==> flow/design.v <==
module AFH_map_table(
A,
O
);
input [6:0] A;
output [6:0] O;
assign O = ~A;
endmodule
module div(
clk, rstz,
div_en_p,
dividend,
divisor,
result_o
);
input clk, rstz;
input div_en_p;
input [24:0] dividend;
input [6:0] divisor;
output [49:0] result_o;
parameter IDLE=2'h0, DIVON=2'h1, DIVEnd=2'h2;
reg [1:0] cs, ns;
wire [25:0] div_temp;
reg [50:0] op_dividend;
reg [4:0] divcnt;
always @(posedge clk or negedge rstz)
begin
  if (!rstz)
    begin
      op_dividend <= 0;
      divcnt <=0;
    end  
  else if (div_en_p && (cs==IDLE))
    begin
      op_dividend <= {25'b0,dividend[24:0],1'b0};
      divcnt <=0;
    end  
  else if (cs==DIVON)
    begin
      op_dividend <= div_temp[25] ? {op_dividend[49:0],1'b0} : {div_temp[24:0],op_dividend[24:0],1'b1};
      divcnt <= divcnt + 1'b1;
    end  
end
reg [49:0] result_o;
always @(posedge clk or negedge rstz)
begin
  if (!rstz)
    result_o <= 0;
  else if (cs==DIVEnd)
    result_o <= {op_dividend[50:26],op_dividend[24:0]};   
end
assign div_temp = {1'b0, op_dividend[49:25]} - {1'b0, divisor};
always @(posedge clk or negedge rstz)
begin
  if (!rstz)
    cs <= 0;
  else 
    cs <= ns;
end
always @*
begin
  ns = cs;
  case(cs)
    IDLE:
      begin
        if (div_en_p) ns = DIVON;
      end
    DIVON:
      begin
        if (divcnt==5'd24) ns = DIVEnd;
      end  
    DIVEnd:
      ns = IDLE;  
  endcase
end
endmodule
module hopkernal(
rstz,
X, A, C,
B,
D,
E, F, Fprime,
Y1,
Y2,
regi_AFH_channel_map,
regi_AFH_N,
fk
);
input rstz;
input [4:0] X, C;
input [4:0] A;
input [3:0] B;
input [8:0] D;
input [6:0] E, F, Fprime;
input Y1;
input [5:0] Y2;
input [79:0] regi_AFH_channel_map;
input [6:0] regi_AFH_N;
output [6:0] fk;
wire [4:0] Zprime = X + A;
wire [4:0] Z;
assign Z[0] = B[0] ^ Zprime[0];
assign Z[1] = B[1] ^ Zprime[1];
assign Z[2] = B[2] ^ Zprime[2];
assign Z[3] = B[3] ^ Zprime[3];
assign Z[4] =  Zprime[4];
wire [4:0] stage1_z, stage2_z, stage3_z, stage4_z, stage5_z, stage6_z, stage7_z;
wire [13:0] P = {C[4:0] ^ {5{Y1}}, D[8:0]};
assign stage1_z[1] = P[13] ? Z[2] : Z[1];
assign stage1_z[2] = P[13] ? Z[1] : Z[2];
assign stage1_z[0] = P[12] ? Z[3] : Z[0];
assign stage1_z[3] = P[12] ? Z[0] : Z[3];
assign stage1_z[4] = Z[4];
assign stage2_z[1] = P[11] ? stage1_z[3] : stage1_z[1];
assign stage2_z[3] = P[11] ? stage1_z[1] : stage1_z[3];
assign stage2_z[2] = P[10] ? stage1_z[4] : stage1_z[2];
assign stage2_z[4] = P[10] ? stage1_z[2] : stage1_z[4];
assign stage2_z[0] = stage1_z[0];
assign stage3_z[0] = P[9] ? stage2_z[3] : stage2_z[0];
assign stage3_z[3] = P[9] ? stage2_z[0] : stage2_z[3];
assign stage3_z[1] = P[8] ? stage2_z[4] : stage2_z[1];
assign stage3_z[4] = P[8] ? stage2_z[1] : stage2_z[4];
assign stage3_z[2] = stage2_z[2];
assign stage4_z[3] = P[7] ? stage3_z[4] : stage3_z[3];
assign stage4_z[4] = P[7] ? stage3_z[3] : stage3_z[4];
assign stage4_z[0] = P[6] ? stage3_z[2] : stage3_z[0];
assign stage4_z[2] = P[6] ? stage3_z[0] : stage3_z[2];
assign stage4_z[1] = stage3_z[1];
assign stage5_z[1] = P[5] ? stage4_z[3] : stage4_z[1];
assign stage5_z[3] = P[5] ? stage4_z[1] : stage4_z[3];
assign stage5_z[0] = P[4] ? stage4_z[4] : stage4_z[0];
assign stage5_z[4] = P[4] ? stage4_z[0] : stage4_z[4];
assign stage5_z[2] = stage4_z[2];
assign stage6_z[3] = P[3] ? stage5_z[4] : stage5_z[3];
assign stage6_z[4] = P[3] ? stage5_z[3] : stage5_z[4];
assign stage6_z[1] = P[2] ? stage5_z[2] : stage5_z[1];
assign stage6_z[2] = P[2] ? stage5_z[1] : stage5_z[2];
assign stage6_z[0] = stage5_z[0];
assign stage7_z[2] = P[1] ? stage6_z[3] : stage6_z[2];
assign stage7_z[3] = P[1] ? stage6_z[2] : stage6_z[3];
assign stage7_z[0] = P[0] ? stage6_z[1] : stage6_z[0];
assign stage7_z[1] = P[0] ? stage6_z[0] : stage6_z[1];
assign stage7_z[4] = stage6_z[4];
wire [6:0] em79 = E[6:0] > 7'd78 ? E[6:0]-7'd79 : E[6:0];
wire [7:0] tmp1 = em79 + F[6:0];  
wire [7:0] tmp1m79 = tmp1[7:0] > 8'd78 ? tmp1[7:0]-8'd79 : tmp1[7:0];   
wire [7:0] tmp2 = tmp1m79[6:0] + stage7_z[4:0] + Y2;                    
wire [6:0] adder2m79 = tmp2 > 7'd78 ? tmp2-7'd79 : tmp2[6:0];
wire rfchused = regi_AFH_channel_map[adder2m79[6:0]];
wire [6:0] emN = {2'b0,E[6:0]} >= {regi_AFH_N,2'b0}                 ? {2'b0,E[6:0]} - {regi_AFH_N,2'b0} :
                 {2'b0,E[6:0]} >= ({regi_AFH_N,1'b0}+regi_AFH_N) ? {2'b0,E[6:0]} - ({regi_AFH_N,1'b0}+regi_AFH_N) :
                 {1'b0,E[6:0]} >= {regi_AFH_N,1'b0}                 ? {1'b0,E[6:0]} - {regi_AFH_N,1'b0} :
                 E[6:0] >= regi_AFH_N                              ? E[6:0]-regi_AFH_N : E[6:0];
wire [7:0] tmp1N = emN + Fprime[6:0];  
wire [7:0] tmp1mN = tmp1N[7:0] >= regi_AFH_N ? tmp1N[7:0]-regi_AFH_N : tmp1N[7:0];   
wire [4:0] a7zmN = {2'b0,stage7_z[4:0]} >= regi_AFH_N ? {2'b0,stage7_z[4:0]} - regi_AFH_N : stage7_z[4:0];  
wire [7:0] tmp2N = tmp1mN[6:0] + a7zmN + Y2;                                      
wire [6:0] adder2mN = tmp2N >= regi_AFH_N ? tmp2N-regi_AFH_N : tmp2N[6:0];
wire [6:0] kprimem = adder2mN;
wire [6:0] fkprime, basicfk;
AFH_map_table AFH_map_table_u(
.A(kprimem),
.O(fkprime)
);
assign basicfk = (adder2m79<=7'd39) ? {adder2m79[5:0], 1'b0} : {(adder2m79-7'd40), 1'b1};
assign fk = rfchused ? basicfk : fkprime;
endmodule
module hopctrlwd(
clk_6M, rstz, p_033us,
mpr_Y,
counter_clkN1, counter_clkE1,
psrxfhs_succ_p,
psrxfhs,
pstxid,
m_tslot_p, ms_tslot_p,
ps_N_incr_p,
pageAB_2Npage_count, 
Atrain,
regi_interlace_offset, regi_page_k_nudge,
regi_AFH_mode,
regi_AFH_N,
ps, gips, is, giis, page, inquiry, mpr, spr, ir, conns,
prs_clock_frozen, prm_clock_frozen,
CLK, CLKE, CLKN, BD_ADDR,
counter_isFHS,
Xprm, Xir, Xprs,
X,
Y1,
Y2,
A,
B,
C,
D,
E, F, Fprime
);
input clk_6M, rstz, p_033us;
input mpr_Y;
input [5:0] counter_clkN1;
input [5:0] counter_clkE1;
input psrxfhs_succ_p;
input psrxfhs;
input pstxid;
input m_tslot_p, ms_tslot_p;
input ps_N_incr_p;
input [3:0] pageAB_2Npage_count;
input Atrain;
input [4:0] regi_interlace_offset, regi_page_k_nudge;
input regi_AFH_mode;
input [6:0] regi_AFH_N;
input ps, gips, is, giis, page, inquiry, mpr, spr, ir, conns;
input prs_clock_frozen, prm_clock_frozen;
input [27:0] CLK, CLKE, CLKN, BD_ADDR;
input [4:0] counter_isFHS;
output [4:0] Xprm, Xir, Xprs;
output [4:0] X;
output Y1;
output [5:0] Y2;
output [4:0] A;
output [3:0] B;
output [4:0] C;
output [8:0] D;
output [6:0] E, F, Fprime;
wire [1:0] k_nudge;
wire [4:0] k_offset;
reg [27:0] CLKN_frozen, CLKE_frozen;
reg [4:0] k_offset_frozen;
reg [4:0] k_nudge_frozen;
always @(posedge clk_6M or negedge rstz)
begin
  if (!rstz)
    begin
     CLKN_frozen <= 0;
    end 
  else if (!prs_clock_frozen)
    begin
     CLKN_frozen <= CLKN;
    end 
end
always @(posedge clk_6M or negedge rstz)
begin
  if (!rstz)
    begin
     CLKE_frozen <= 0;
     k_offset_frozen <= 0;
     k_nudge_frozen <= 0;
    end 
  else if (!prm_clock_frozen)
    begin
     CLKE_frozen <= CLKE;
     k_offset_frozen <= k_offset;
     k_nudge_frozen <= k_nudge;
    end 
end
assign k_nudge = regi_page_k_nudge;  
assign k_offset = Atrain ? 5'd24 : 5'd8;
wire [3:0] xpt = {CLKE[4:2],CLKE[0]} - CLKE[16:12];    
wire [4:0] Xp = CLKE[16:12] + k_offset + k_nudge + xpt ;   
wire [4:0] Xprs = CLKN_frozen[16:12] + counter_clkN1[5:1];
wire [3:0] xprmt = {CLKE_frozen[4:2],CLKE_frozen[0]} - CLKE_frozen[16:12];
wire [4:0] Xprm = CLKE_frozen[16:12] + k_offset_frozen + k_nudge_frozen + xprmt + counter_clkE1[5:1];
wire [3:0] xit = {CLKN[4:2],CLKN[0]} - CLKN[16:12];
wire [4:0] Xi = CLKN[16:12] + k_offset + k_nudge + xit ;
wire [4:0] Xir = CLKN[16:12] + counter_isFHS ;
assign X = ({5{ps}}      & CLKN[16:12]) |     
           ({5{gips}}    & (CLKN[16:12]+regi_interlace_offset)) |   
           ({5{is}}      & Xir[4:0]) |        
           ({5{giis}}    & (Xir[4:0]+regi_interlace_offset)) |      
           ({5{page}}    & Xp[4:0]) |
           ({5{inquiry}} & Xi[4:0]) |
           ({5{mpr}}     & Xprm[4:0]) |    
           ({5{spr}}     & Xprs[4:0]) |    
           ({5{ir}}      & Xir[4:0]) |     
           ({5{conns}}   & CLK[6:2]);      
wire spr_Y = pstxid | (psrxfhs ? 1'b0 : counter_clkN1[0]);
assign Y1 =({1{page}}    & CLKE[1]) |
           ({1{inquiry}} & CLKN[1]) |
           ({1{mpr}}     & mpr_Y  ) |   
           ({1{spr}}     & spr_Y  ) |   
           ({1{ir}}      & 1'b1) |     
           ({1{conns}}   & (CLK[1]&(!regi_AFH_mode)) );      
assign Y2 =({6{page}}    & {CLKE[1],5'b0}) |
           ({6{inquiry}} & {CLKN[1],5'b0}) |
           ({6{mpr}}     & {mpr_Y  ,5'b0}) |   
           ({6{spr}}     & {spr_Y  ,5'b0}) |   
           ({6{ir}}      & {1'b1   ,5'b0}) |     
           ({6{conns}}   & {(CLK[1]&(!regi_AFH_mode)) ,5'b0});      
assign A = ({5{ps}}      & BD_ADDR[27:23]) |     
           ({5{gips}}    & BD_ADDR[27:23]) |   
           ({5{is}}      & BD_ADDR[27:23]) |        
           ({5{giis}}    & BD_ADDR[27:23]) |      
           ({5{page}}    & BD_ADDR[27:23]) |
           ({5{inquiry}} & BD_ADDR[27:23]) |
           ({5{mpr}}     & BD_ADDR[27:23]) |    
           ({5{spr}}     & BD_ADDR[27:23]) |    
           ({5{ir}}      & BD_ADDR[27:23]) |     
           ({5{conns}}   & BD_ADDR[27:23] ^ CLK[25:21]);      
assign B = BD_ADDR[22:19];
assign C = ({5{ps}}      & {BD_ADDR[8],BD_ADDR[6],BD_ADDR[4],BD_ADDR[2],BD_ADDR[0]}) |     
           ({5{gips}}    & {BD_ADDR[8],BD_ADDR[6],BD_ADDR[4],BD_ADDR[2],BD_ADDR[0]}) |   
           ({5{is}}      & {BD_ADDR[8],BD_ADDR[6],BD_ADDR[4],BD_ADDR[2],BD_ADDR[0]}) |        
           ({5{giis}}    & {BD_ADDR[8],BD_ADDR[6],BD_ADDR[4],BD_ADDR[2],BD_ADDR[0]}) |      
           ({5{page}}    & {BD_ADDR[8],BD_ADDR[6],BD_ADDR[4],BD_ADDR[2],BD_ADDR[0]}) |
           ({5{inquiry}} & {BD_ADDR[8],BD_ADDR[6],BD_ADDR[4],BD_ADDR[2],BD_ADDR[0]}) |
           ({5{mpr}}     & {BD_ADDR[8],BD_ADDR[6],BD_ADDR[4],BD_ADDR[2],BD_ADDR[0]}) |    
           ({5{spr}}     & {BD_ADDR[8],BD_ADDR[6],BD_ADDR[4],BD_ADDR[2],BD_ADDR[0]}) |    
           ({5{ir}}      & {BD_ADDR[8],BD_ADDR[6],BD_ADDR[4],BD_ADDR[2],BD_ADDR[0]}) |     
           ({5{conns}}   & {BD_ADDR[8],BD_ADDR[6],BD_ADDR[4],BD_ADDR[2],BD_ADDR[0]} ^ CLK[20:16]);      
assign D = ({9{ps}}      & BD_ADDR[18:10]) |     
           ({9{gips}}    & BD_ADDR[18:10]) |   
           ({9{is}}      & BD_ADDR[18:10]) |        
           ({9{giis}}    & BD_ADDR[18:10]) |      
           ({9{page}}    & BD_ADDR[18:10]) |
           ({9{inquiry}} & BD_ADDR[18:10]) |
           ({9{mpr}}     & BD_ADDR[18:10]) |    
           ({9{spr}}     & BD_ADDR[18:10]) |    
           ({9{ir}}      & BD_ADDR[18:10]) |     
           ({9{conns}}   & (BD_ADDR[18:10] ^ CLK[15:7]));      
assign E = {BD_ADDR[13],BD_ADDR[11],BD_ADDR[9],BD_ADDR[7],BD_ADDR[5],BD_ADDR[3],BD_ADDR[1]};           
reg div_en_p;
always @(posedge clk_6M or negedge rstz)
begin
  if (!rstz)
     div_en_p <= 0;
  else 
     div_en_p <= (CLK[6:0]==7'hff) & ms_tslot_p;
end
wire divffclk = clk_6M;
wire [24:0] Ft, nc1;
div mod79_F(
.clk      (divffclk                   ),
.rstz     (rstz                       ),
.div_en_p (div_en_p                   ),
.dividend ({CLK[27:7],4'b0}           ),
.divisor  (7'd79                      ),
.result_o ({Ft[24:0],nc1[24:0]}       )
);
assign F = ({7{conns}} & Ft[6:0]);
wire [24:0] Fprimet, nc2;
div mod79_Fprime(
.clk      (divffclk                   ),
.rstz     (rstz                       ),
.div_en_p (div_en_p                   ),
.dividend ({CLK[27:7],4'b0}           ),
.divisor  (regi_AFH_N                 ),
.result_o ({Fprimet[24:0],nc2[24:0]}  )
);
assign Fprime = ({7{conns}} & Fprimet[6:0]);
endmodule
module fkctrl(
clk_6M, rstz,
regi_isMaster,
ir,
psrxfhs_succ_p,
fk_page,
page,
ps_pagerespTO,
scancase,
m_half_tslot_p,
mpr,
m_tslot_p,
connsnewslave, connsnewmaster,
CLKN, CLKE, CLK,
txbit_period, rxbit_period,
fkset_p,   
ps, pstxid, psrxfhs, psackfhs, pagetxfhs, pagetmp, pagerxackfhs ,
corre_threshold,
counter_clkN1,
counter_clkE1,
fk_pstxid,
fk_psrxfhs,
fk_psackfhs,
fk_connsnewslave, fk_connsnewmaster,
fk_pagetxfhs,
fk_pagerxackfhs,
fk_spr, fk_mpr,
fk_chg_p, fk_chg_p_ff
);
input clk_6M, rstz;
input regi_isMaster;
input ir;
input psrxfhs_succ_p;
input fk_page;
input page;
input ps_pagerespTO;
input scancase;
input m_half_tslot_p;
input mpr;
input m_tslot_p;
input connsnewslave, connsnewmaster;
input [27:0] CLKN, CLKE, CLK;
input txbit_period, rxbit_period;
input fkset_p;   
input ps, pstxid, psrxfhs, psackfhs, pagetxfhs, pagetmp, pagerxackfhs ;
input corre_threshold;
output [5:0] counter_clkN1;
output [5:0] counter_clkE1;
output fk_pstxid;
output fk_psrxfhs;
output fk_psackfhs;
output fk_connsnewslave, fk_connsnewmaster;
output fk_pagetxfhs;
output fk_pagerxackfhs;
output fk_spr, fk_mpr;
output fk_chg_p, fk_chg_p_ff;
assign fk_spr = fk_pstxid | fk_psrxfhs | fk_psackfhs;
assign fk_mpr = fk_pagetxfhs | fk_pagerxackfhs;
wire ir_fkset_p = regi_isMaster ? fkset_p & !ir : fkset_p;
wire fk_chg_p = ((!(txbit_period | rxbit_period)) & ir_fkset_p);  
wire psrxfhs_fk_chg_p = fk_psrxfhs & fkset_p;
wire scancase_fk_chg_p = (scancase) & fkset_p;
reg fk_chg_p_ff;
always @(posedge clk_6M or negedge rstz)
begin
  if (!rstz)
     fk_chg_p_ff <= 0;
  else 
     fk_chg_p_ff <= fk_chg_p | scancase_fk_chg_p | psrxfhs_fk_chg_p;
end
reg fk_pstxid;
always @(posedge clk_6M or negedge rstz)
begin
  if (!rstz)
     fk_pstxid <= 0;
  else if (ps & corre_threshold & fkset_p)   
     fk_pstxid <= 1'b1;
  else if (pstxid & fk_chg_p)
     fk_pstxid <= 1'b0;
end
reg fk_psrxfhs;
always @(posedge clk_6M or negedge rstz)
begin
  if (!rstz)
     fk_psrxfhs <= 0;
  else if (pstxid & fk_chg_p)
     fk_psrxfhs <= 1'b1;
  else if ((psrxfhs & corre_threshold & fk_chg_p) | ps_pagerespTO)
     fk_psrxfhs <= 1'b0;
end
reg fk_psackfhs;
always @(posedge clk_6M or negedge rstz)
begin
  if (!rstz)
     fk_psackfhs <= 0;
  else if (psrxfhs & corre_threshold & fk_chg_p)
     fk_psackfhs <= 1'b1;
  else if (psackfhs & fk_chg_p & CLKN[0])
     fk_psackfhs <= 1'b0;
end
reg fk_connsnewslave;
always @(posedge clk_6M or negedge rstz)
begin
  if (!rstz)
     fk_connsnewslave <= 0;
  else if (psackfhs & fk_chg_p & CLKN[0])
     fk_connsnewslave <= 1'b1;
  else if (connsnewslave & fk_chg_p & CLK[0])   
     fk_connsnewslave <= 1'b0;
end
reg fk_pagetxfhs;
always @(posedge clk_6M or negedge rstz)
begin
  if (!rstz)
     fk_pagetxfhs <= 0;
  else if ( (pagetmp & fk_chg_p) | (pagerxackfhs & !corre_threshold & fk_chg_p) )
     fk_pagetxfhs <= 1'b1;
  else if ((pagetxfhs & fk_chg_p) | fk_page)
     fk_pagetxfhs <= 1'b0;
end
reg fk_pagerxackfhs;
always @(posedge clk_6M or negedge rstz)
begin
  if (!rstz)
     fk_pagerxackfhs <= 0;
  else if (pagetxfhs & fk_chg_p)
     fk_pagerxackfhs <= 1'b1;
  else if (pagerxackfhs & fk_chg_p & CLKE[0])
     fk_pagerxackfhs <= 1'b0;
end
reg fk_connsnewmaster;
always @(posedge clk_6M or negedge rstz)
begin
  if (!rstz)
     fk_connsnewmaster <= 0;
  else if (pagerxackfhs & corre_threshold & m_half_tslot_p)   
     fk_connsnewmaster <= 1'b1;
  else if ((connsnewmaster & fk_chg_p & CLK[0]) | page )  
     fk_connsnewmaster <= 1'b0;
end
wire ps_N_incr_p = (pstxid & fk_chg_p) | ((psrxfhs|psackfhs) & fkset_p & CLKN[0]);
reg [5:0] counter_clkN1;
always @(posedge clk_6M or negedge rstz)
begin
  if (!rstz)
    begin
     counter_clkN1 <= 0;
    end 
  else if (ps & corre_threshold & fkset_p)   
    begin
     counter_clkN1 <= 6'h1;
    end 
  else if (psrxfhs_succ_p)
     counter_clkN1 <= {counter_clkN1[5:1],1'b0};
  else if (ps_N_incr_p)
    begin
     counter_clkN1 <= counter_clkN1+1'b1;
    end 
end
wire page_N_incr_p = fk_chg_p & CLKE[0] & (pagetxfhs | pagerxackfhs);
reg [5:0] counter_clkE1;
always @(posedge clk_6M or negedge rstz)
begin
  if (!rstz)
    begin
     counter_clkE1 <= 0;
    end 
  else if (!fk_mpr)   
    begin
     counter_clkE1 <= 6'd0;
    end 
  else if (page_N_incr_p)  
    begin
     counter_clkE1 <= counter_clkE1+1'b1;
    end 
end
endmodule
module hopselection(
clk_6M, rstz, p_033us,
regi_isMaster,
ps_pagerespTO,
fk_page,
scancase,
m_half_tslot_p,
connsnewslave, connsnewmaster,
txbit_period, rxbit_period,
fkset_p,   
psackfhs, pagetxfhs, pagetmp, pagerxackfhs ,
corre_threshold,
psrxfhs_succ_p,
psrxfhs,
pstxid,
m_tslot_p, ms_tslot_p,
ps_N_incr_p,
pageAB_2Npage_count, 
Atrain,
regi_interlace_offset, regi_page_k_nudge,
regi_AFH_mode,
regi_AFH_N, regi_AFH_channel_map,
ps, gips, is, giis, page, inquiry, mpr, spr, ir, conns,
prs_clock_frozen, prm_clock_frozen,
CLK, CLKE, CLKN, BD_ADDR,
counter_isFHS,
fk,
fk_chg_p, fk_chg_p_ff,
fk_pstxid
);
input clk_6M, rstz, p_033us;
input regi_isMaster;
input ps_pagerespTO;
input fk_page;
input scancase;
input m_half_tslot_p;
input connsnewslave, connsnewmaster;
input txbit_period, rxbit_period;
input fkset_p;   
input psackfhs, pagetxfhs, pagetmp, pagerxackfhs ;
input corre_threshold;
wire [5:0] counter_clkN1;
wire [5:0] counter_clkE1;
input psrxfhs_succ_p;
input psrxfhs;
input pstxid;
input m_tslot_p, ms_tslot_p;
input ps_N_incr_p;
input [3:0] pageAB_2Npage_count;
input Atrain;
input [4:0] regi_interlace_offset, regi_page_k_nudge;
input regi_AFH_mode;
input [6:0] regi_AFH_N;
input [79:0] regi_AFH_channel_map;
input ps, gips, is, giis, page, inquiry, mpr, spr, ir, conns;
input prs_clock_frozen, prm_clock_frozen;
input [27:0] CLK, CLKE, CLKN, BD_ADDR;
input [4:0] counter_isFHS;
output [6:0] fk;
output fk_chg_p, fk_chg_p_ff;
output fk_pstxid;
wire [4:0] Xprm, Xir, Xprs;
wire [4:0] X;
wire Y1;
wire [5:0] Y2;
wire [4:0] A;
wire [3:0] B;
wire [4:0] C;
wire [8:0] D;
wire [6:0] E, F, Fprime;
wire fk_connsnewslave, fk_connsnewmaster;
wire fk_conns = conns | fk_connsnewslave | fk_connsnewmaster;
wire [27:0] fk_CLK = fk_conns ? CLK + 1'b1 : CLK;
wire [27:0] fk_CLKE = CLKE + 1'b1;
wire [27:0] fk_CLKN = CLKN + 1'b1;
hopctrlwd hopctrlwd_u(
.clk_6M               (clk_6M               ), 
.rstz                 (rstz                 ), 
.p_033us              (p_033us              ),
.mpr_Y                (counter_clkE1[0]     ),
.counter_clkN1        (counter_clkN1        ),  
.counter_clkE1        (counter_clkE1        ),       
.psrxfhs_succ_p       (psrxfhs_succ_p       ),
.psrxfhs              (fk_psrxfhs              ),
.pstxid               (fk_pstxid               ),
.m_tslot_p            (m_tslot_p            ),
.ms_tslot_p           (ms_tslot_p           ),
.ps_N_incr_p          (ps_N_incr_p          ),
.pageAB_2Npage_count  (pageAB_2Npage_count  ), 
.Atrain               (Atrain               ),
.regi_interlace_offset(regi_interlace_offset),
.regi_page_k_nudge    (regi_page_k_nudge    ),
.regi_AFH_mode        (regi_AFH_mode        ),
.regi_AFH_N           (regi_AFH_N           ),
.ps                   (ps                   ), 
.gips                 (gips                 ), 
.is                   (is                   ), 
.giis                 (giis                 ), 
.page                 (fk_page                 ), 
.inquiry              (inquiry              ), 
.mpr                  (fk_mpr                  ), 
.spr                  (fk_spr                  ), 
.ir                   (ir                   ), 
.conns                (fk_conns                ),
.prs_clock_frozen     (prs_clock_frozen     ), 
.prm_clock_frozen     (prm_clock_frozen     ),
.CLK                  (fk_CLK                  ), 
.CLKE                 (fk_CLKE                 ), 
.CLKN                 (fk_CLKN                 ), 
.BD_ADDR              (BD_ADDR          ),
.counter_isFHS        (counter_isFHS        ),
.Xprm                 (Xprm                 ), 
.Xir                  (Xir                  ),
.Xprs                 (Xprs                 ), 
.X                    (X                    ),
.Y1                   (Y1                   ),
.Y2                   (Y2                   ),
.A                    (A                    ),
.B                    (B                    ),
.C                    (C                    ),
.D                    (D                    ),
.E                    (E                    ), 
.F                    (F                    ), 
.Fprime               (Fprime               )
);
hopkernal hopkernal_u(
.rstz                (rstz                ),
.X                   (X                   ), 
.A                   (A                   ), 
.C                   (C                   ),
.B                   (B                   ),
.D                   (D                   ),
.E                   (E                   ), 
.F                   (F                   ),
.Fprime              (Fprime              ),
.Y1                  (Y1                  ),
.Y2                  (Y2                  ),
.regi_AFH_channel_map(regi_AFH_channel_map),
.regi_AFH_N          (regi_AFH_N          ),
.fk                  (fk                  )
);
fkctrl fkctrl_u(
.clk_6M         (clk_6M         ), 
.rstz           (rstz           ),
.regi_isMaster  (regi_isMaster  ),
.ir             (ir             ),
.psrxfhs_succ_p (psrxfhs_succ_p ),
.fk_page        (fk_page        ),
.page           (page           ),
.ps_pagerespTO  (ps_pagerespTO  ),
.scancase       (scancase       ),
.m_half_tslot_p (m_half_tslot_p ),
.mpr            (mpr            ),
.m_tslot_p      (m_tslot_p      ),
.connsnewslave  (connsnewslave  ),
.connsnewmaster (connsnewmaster ),
.CLKN           (CLKN           ),
.CLKE           (CLKE           ),
.CLK            (CLK            ),
.txbit_period   (txbit_period   ), 
.rxbit_period   (rxbit_period   ),
.fkset_p        (fkset_p        ),   
.ps             (ps             ), 
.pstxid         (pstxid         ), 
.psrxfhs        (psrxfhs        ), 
.psackfhs       (psackfhs       ), 
.pagetxfhs      (pagetxfhs      ), 
.pagetmp        (pagetmp        ), 
.pagerxackfhs   (pagerxackfhs   ),
.corre_threshold(corre_threshold),
.counter_clkN1   (counter_clkN1   ),
.counter_clkE1   (counter_clkE1   ),
.fk_pstxid       (fk_pstxid       ),
.fk_psrxfhs      (fk_psrxfhs      ),
.fk_psackfhs     (fk_psackfhs     ),
.fk_connsnewslave(fk_connsnewslave),
.fk_connsnewmaster(fk_connsnewmaster),
.fk_pagetxfhs    (fk_pagetxfhs    ),
.fk_pagerxackfhs (fk_pagerxackfhs ),
.fk_spr          (fk_spr          ),
.fk_mpr          (fk_mpr          ),
.fk_chg_p        (fk_chg_p        ),
.fk_chg_p_ff     (fk_chg_p_ff     )
);
endmodule
-- From RTL to reports: hopselection
The steps from the RTL of hopselection to its reports follow in flow order.
Lines are those of the file above, counted from 1.
Library cell names are shortened.
The mark - stands for no value.
- design top: hopselection
- clock port: clk_6M
- cell library: sky130hd
- timing corner: tt_025C_1v80

-- Elaborated design
Source: Yosys, flattened and elaborated, memories not mapped. Widths are those after wreduce. Registers that Yosys merges into a memory's read port (data or address) are not register bits. Print and check cells do not count. Equal cells are merged and count once.
- flip-flop bits (word level): 240
- elaborated cells at 348
- add/sub/neg operators at 45
- reductions and logical operators: 24
- equal/unequal tests at 13
- noted bitwise gates (word level): 152
- noted order comparisons: 11
- noted mux-type cells: 78
- shifts and indexed selects at 1
- operator list (kind ; number):
    two-way mux 50 bit ; 6
    bitwise AND 5 bit ; 30
    OR 5 bit ; 27
    bitwise AND 9 bit ; 10
    OR 9 bit ; 9
    variable part select 80 x 7 -> 1 bit ; 1
    two-way mux 7 bit ; 11
    adder 5 bit ; 9
    two-way mux 1 bit ; 44
    subtractor 7 bit ; 6
    bitwise AND 1 bit ; 34
    adder 17 x 1 -> 17 bit with constant B ; 2
    bitwise AND 6 bit ; 5
    OR 6 bit ; 5
    two-way mux 6 bit ; 5
    two-way mux 5 bit ; 6
    adder 28 x 1 -> 28 bit with constant B ; 1
    two-way mux 28 bit ; 1
    subtractor 25 x 7 -> 26 bit ; 1
    subtractor 25 x 7 -> 26 bit with constant B ; 1
    OR 1 bit ; 21
    subtractor 7 bit with constant B ; 3
    nonzero test 2 bit ; 10
    >= comparator 7 x 9 -> 1 bit ; 2
    adder 7 x 5 -> 8 bit ; 2
    adder 7 x 7 -> 8 bit ; 2
    adder 8 x 6 -> 8 bit ; 2
    >= comparator 8 x 7 -> 1 bit ; 2
Other operator kinds: 33; their cells: 66.

-- Longest topological paths
Longest topological path by Yosys (ltp), each cell counted once; first at word level (registers and memories cut), then after technology mapping (sequential cells cut; the memories' decode and read muxes count).
- depth in word-level cells at 29
- ABC_AREA at 0
- noted mapped depth: 55

-- After synthesis
Yosys stat after the flow's synthesis: flattened, memories mapped to cells. It holds for the ABC_AREA given above (unset counts as 0); a run with the other value may have another netlist.
- flip-flops: 169
- noted buffer cells: 82
- synthesis area: 17606.9 um^2
- noted cell count: 1974
- cell types (cell type ; number):
    dfrtp_1 ; 167
    ha_1 ; 143
    xnor2_1 ; 127
    mux2i_1 ; 95
    mux4_2 ; 38
    xor2_1 ; 77
    fa_1 ; 31
    nor2_1 ; 156
    nand2_1 ; 143
    a21oi_1 ; 103
    mux2_2 ; 45
    a211oi_1 ; 65
    o21ai_0 ; 96
    inv_1 ; 118
    a21o_1 ; 56
    nand3_1 ; 51
    clkbuf_1 ; 67
    nor3_1 ; 45
Not listed: further types 76, cells in them 351.
By module: a second synthesis without flattening, with its own total; a netlist apart from the flattened one above.
- cell total of the unflattened synthesis at 2385
- area (unflattened synthesis): 22494.1 um^2
Rows give one instance, submodules left out.
- modules (module ; cells ; seq. area (um^2) ; instances ; area (um^2)):
    div ; 476 ; 2728.9 ; 2 ; 5300.1
    hopkernal ; 730 ; 0.0 ; 1 ; 6138.4
    hopctrlwd ; 361 ; 475.5 ; 1 ; 3116.7
    hopselection ; 233 ; 0.0 ; 1 ; 1594.0
    fkctrl ; 102 ; 500.5 ; 1 ; 1018.5
    AFH_map_table ; 7 ; 0.0 ; 1 ; 26.3

-- Timing after synthesis
Path of least setup slack by OpenSTA after synthesis, without wires, with an ideal clock, recovery checks aside; 20% of the period is set as input and as output delay. Where synthesis merged equal registers, the netlist keeps one of their names.
- path kind: input -> output
- start: input CLKN[6]
- end: output fk[4]
- external input delay: 5000 ps
- noted clock period: 25000 ps
- launch time at the first pin at 5000 ps
- path slack at 4696 ps
- noted delay of the path: 10304 ps
- noted data arrival time: 15304 ps
- stages on the path at 43
- data required time: 20000 ps
- noted path buffers: 3
- synthesis period reached: 20304 ps
"delay of the path" = arrival - input delay + setup time.
A path that ends at an output port has no setup time.
"stages on the path" counts driving pins, that of a launching flip-flop among them; a cell with two outputs on the path counts twice.
"synthesis period reached" = period - worst setup slack (recovery checks aside). The figure is calculated, with input and output delays left at 20% of the set period.
Between the ends stands the longest chain of elaborated cells between them, by number of cells; it is not shown to be the way that was timed. Of several equally long chains one is given.
A line is the first line of the expression or statement that the cell stems from. Yosys adds cells for indexed reads and writes and turns some case tables into memories.
- cell sequence: nand4_1 > or3_1 > nor2_1 > xor2_1 > fa_1 > inv_1 > fa_1 > ha_1 > fa_1 > xor2_1 > a222oi_1 > nand3_1 > a211o_1 > ha_1 > a21o_1 > inv_1 > or4_1 > o311ai_1 > [... 7 more ...] > inv_1 > ha_1 > clkbuf_1 > buf_1 > clkbuf_1 > inv_1 > ha_1 > nor2_1 > nand3_1 > a21oi_1 > nor3_2 > nor3b_4 > xor2_2 > mux4_2 > o31ai_1 > or4_4 > a31oi_4 > mux2_2
- length of the longest elaborated chain at 29
- elaborated cells between the ends (all ways): 75
- those cells by class: add/sub: 17; compare: 4; shift: 1; mux: 33; logic: 20
- RTL lines, path post-synthesis (what ; line ; source):
    from (decl) ; 582 ; input [27:0] CLK, CLKE, CLKN, BD_ADDR;
    adder 17 x 1 -> 17 bit ; 600 ; wire [27:0] fk_CLKN = CLKN + 1'b1;
    adder 5 bit ; 265 ; ({5{gips}}    & (CLKN[16:12]+regi_interlace_offset)) |
    bitwise AND 5 bit ; 265 ;
    OR 5 bit x9 ; 264 ; assign X = ({5{ps}}      & CLKN[16:12]) |
    adder 5 bit ; 100 ; wire [4:0] Zprime = X + A;
    bitwise XOR 1 bit ; 105 ; assign Z[3] = B[3] ^ Zprime[3];
    two-way mux 1 bit ; 112 ; assign stage1_z[3] = P[12] ? Z[0] : Z[3];
    [... 7 more ...] ; - ;
    two-way mux 5 bit ; 156 ; wire [4:0] a7zmN = {2'b0,stage7_z[4:0]} >= regi_AFH_N ? {2'b0,stage7_z[4:0]} - regi_AFH_N : stage7_z[4:0];
    adder 7 x 5 -> 8 bit ; 157 ; wire [7:0] tmp2N = tmp1mN[6:0] + a7zmN + Y2;
    adder 8 x 6 -> 8 bit ; 157 ;
    subtractor 7 bit ; 158 ; wire [6:0] adder2mN = tmp2N >= regi_AFH_N ? tmp2N-regi_AFH_N : tmp2N[6:0];
    two-way mux 7 bit ; 158 ;
    inverter 7 bit ; 7 ; assign O = ~A;
    two-way mux 7 bit ; 166 ; assign fk = rfchused ? basicfk : fkprime;
    to (decl) ; 584 ; output [6:0] fk;

-- Path in the finished layout
Path of least setup slack in the final report of entry A (OpenROAD, finished layout, wires in). Where an end is a register, its clock arrival counts in the times.
The path's times are printed in steps of 10 ps; the period is the one set.
- path kind: input -> output
- start: input CLKE[5]
- end: output fk[2]
- launch time at the first pin at 3320 ps
- data required time: 13280 ps
- noted clock period: 16600 ps
- stages on the path at 56
- noted path buffers: 6
- external input delay: 3320 ps
- path slack at -270 ps
- noted data arrival time: 13550 ps
Between the ends stands the longest chain of elaborated cells between them, by number of cells; it is not shown to be the way that was timed. Of several equally long chains one is given.
- cell sequence: buf_6 > nand4_1 > buf_4 > nor4_4 > xnor2_2 > fa_1 > inv_1 > fa_1 > inv_1 > ha_2 > fa_1 > a222oi_1 > nand3_1 > a221o_1 > ha_4 > a21o_1 > a21o_1 > inv_2 > [... 20 more ...] > o22ai_2 > ha_2 > inv_2 > fa_2 > inv_2 > a21o_1 > a21oi_2 > o21bai_1 > a21o_1 > xor2_1 > ha_1 > nand4_1 > nor2_1 > a211oi_2 > and2_4 > mux2_4 > mux2i_4 > buf_6
- length of the longest elaborated chain at 28
- elaborated cells between the ends (all ways): 64
- those cells by class: add/sub: 14; compare: 4; shift: 1; mux: 33; logic: 12
- RTL lines, path after layout (what ; line ; source):
    from (decl) ; 582 ; input [27:0] CLK, CLKE, CLKN, BD_ADDR;
    adder 17 x 1 -> 17 bit ; 599 ; wire [27:0] fk_CLKE = CLKE + 1'b1;
    adder 5 bit ; 257 ; wire [4:0] Xp = CLKE[16:12] + k_offset + k_nudge + xpt ;
    adder 5 x 2 -> 5 bit ; 257 ;
    adder 5 x 4 -> 5 bit ; 257 ;
    bitwise AND 5 bit ; 268 ; ({5{page}}    & Xp[4:0]) |
    OR 5 bit x6 ; 264 ; assign X = ({5{ps}}      & CLKN[16:12]) |
    adder 5 bit ; 100 ; wire [4:0] Zprime = X + A;
    [... 9 more ...] ; - ;
    two-way mux 5 bit ; 156 ; wire [4:0] a7zmN = {2'b0,stage7_z[4:0]} >= regi_AFH_N ? {2'b0,stage7_z[4:0]} - regi_AFH_N : stage7_z[4:0];
    adder 7 x 5 -> 8 bit ; 157 ; wire [7:0] tmp2N = tmp1mN[6:0] + a7zmN + Y2;
    adder 8 x 6 -> 8 bit ; 157 ;
    subtractor 7 bit ; 158 ; wire [6:0] adder2mN = tmp2N >= regi_AFH_N ? tmp2N-regi_AFH_N : tmp2N[6:0];
    two-way mux 7 bit ; 158 ;
    inverter 7 bit ; 7 ; assign O = ~A;
    two-way mux 7 bit ; 166 ; assign fk = rfchused ? basicfk : fkprime;
    to (decl) ; 584 ; output [6:0] fk;

--- measured runs ---
Measured data: module hopselection, platform sky130hd, 2 stored runs of the flow under differing settings, order arbitrary. Input and output delays are each 20% of the period that was set; the output load is 0.01 pF.
"achieved clock period" = clock period - worst setup slack. The figure is calculated, with input and output delays left at 20% of the set period.
"time on the worst setup path" = time allowed to the worst setup path (clock period - input delay - output delay, where it has them) - its slack; a late launch clock adds to it, a late capture clock takes from it.
By "power" is meant OpenSTA's value without simulated activity: inputs other than the clock are taken to toggle once in ten clock periods, and the tool carries that through the logic.
"time on the worst setup path" is known to 10 ps.

Entry A

==> flow/run.sh <==
#!/bin/bash
# the make line also repeats the synthesis and layout settings of config.mk as NAME=value (left out here)
make -C /OpenROAD-flow-scripts/flow DESIGN_CONFIG=/design/flow/config.mk WORK_HOME=/design/flow/orfs CLKGATE_MAP_FILE= finish
==> flow/config.mk <==
export PLATFORM = sky130hd
export DESIGN_NAME = hopselection
export DESIGN_NICKNAME = hopselection
export VERILOG_FILES = /design/flow/design.v
export SDC_FILE = /design/flow/constraint.sdc
export NUM_CORES = 4
export LEC_CHECK = 0
export CAP_MARGIN = 35
export CELL_PAD_IN_SITES_GLOBAL_PLACEMENT = 3
export CORE_MARGIN = 4
export CORE_UTILIZATION = 40
export CTS_CLUSTER_SIZE = 83
export PLACE_DENSITY = 0.85
export SETUP_SLACK_MARGIN = 3.08
export SLEW_MARGIN = 20
export TNS_END_PERCENT = 55
==> flow/constraint.sdc <==
create_clock -name core_clock -period 16.6 [get_ports {clk_6M}]
set_input_delay 3.3200 -clock core_clock [delete_from_list [all_inputs] [get_ports {clk_6M}]]
set_output_delay 3.3200 -clock core_clock [all_outputs]
set_load 0.01 [all_outputs]

Measured in entry A:
- noted the chip area after synthesis (Yosys): 17,606.9 um^2
- die size at 47,436.8 um^2
- standard-cell area after layout: 23,510.0 um^2
- noted the post-route utilization: 0.543
- setup slack of the worst path: -273 ps
- sum of negative setup slack: -1,796 ps
- noted the smallest hold slack: 479 ps
- noted the power: 0.003398 W
- achieved clock period at 16,873 ps
- time on the worst setup path at 10,230 ps
- type of the worst setup path: input -> output

Entry B

==> flow/run.sh <==
#!/bin/bash
# the make line also repeats the synthesis and layout settings of config.mk as NAME=value (left out here)
make -C /OpenROAD-flow-scripts/flow DESIGN_CONFIG=/design/flow/config.mk WORK_HOME=/design/flow/orfs CLKGATE_MAP_FILE= finish
==> flow/config.mk <==
export PLATFORM = sky130hd
export DESIGN_NAME = hopselection
export DESIGN_NICKNAME = hopselection
export VERILOG_FILES = /design/flow/design.v
export SDC_FILE = /design/flow/constraint.sdc
export NUM_CORES = 4
export LEC_CHECK = 0
export CAP_MARGIN = 35
export CORE_MARGIN = 4
export CORE_UTILIZATION = 40
export CTS_CLUSTER_SIZE = 83
export PLACE_DENSITY = 0.85
export SLEW_MARGIN = 20
export TNS_END_PERCENT = 55
==> flow/constraint.sdc <==
create_clock -name core_clock -period 25.0 [get_ports {clk_6M}]
set_input_delay 5.0000 -clock core_clock [delete_from_list [all_inputs] [get_ports {clk_6M}]]
set_output_delay 5.0000 -clock core_clock [all_outputs]
set_load 0.01 [all_outputs]

Measured in entry B:
- noted the chip area after synthesis (Yosys): 17,606.9 um^2
- die size at 47,436.8 um^2
- standard-cell area after layout: 21,114.0 um^2
- noted the post-route utilization: 0.488
- setup slack of the worst path: 1,804 ps
- sum of negative setup slack: 0 ps
- noted the smallest hold slack: 469 ps
- noted the power: 0.001806 W
- achieved clock period at 23,196 ps
- time on the worst setup path at 13,200 ps
- type of the worst setup path: input -> output
--- end ---
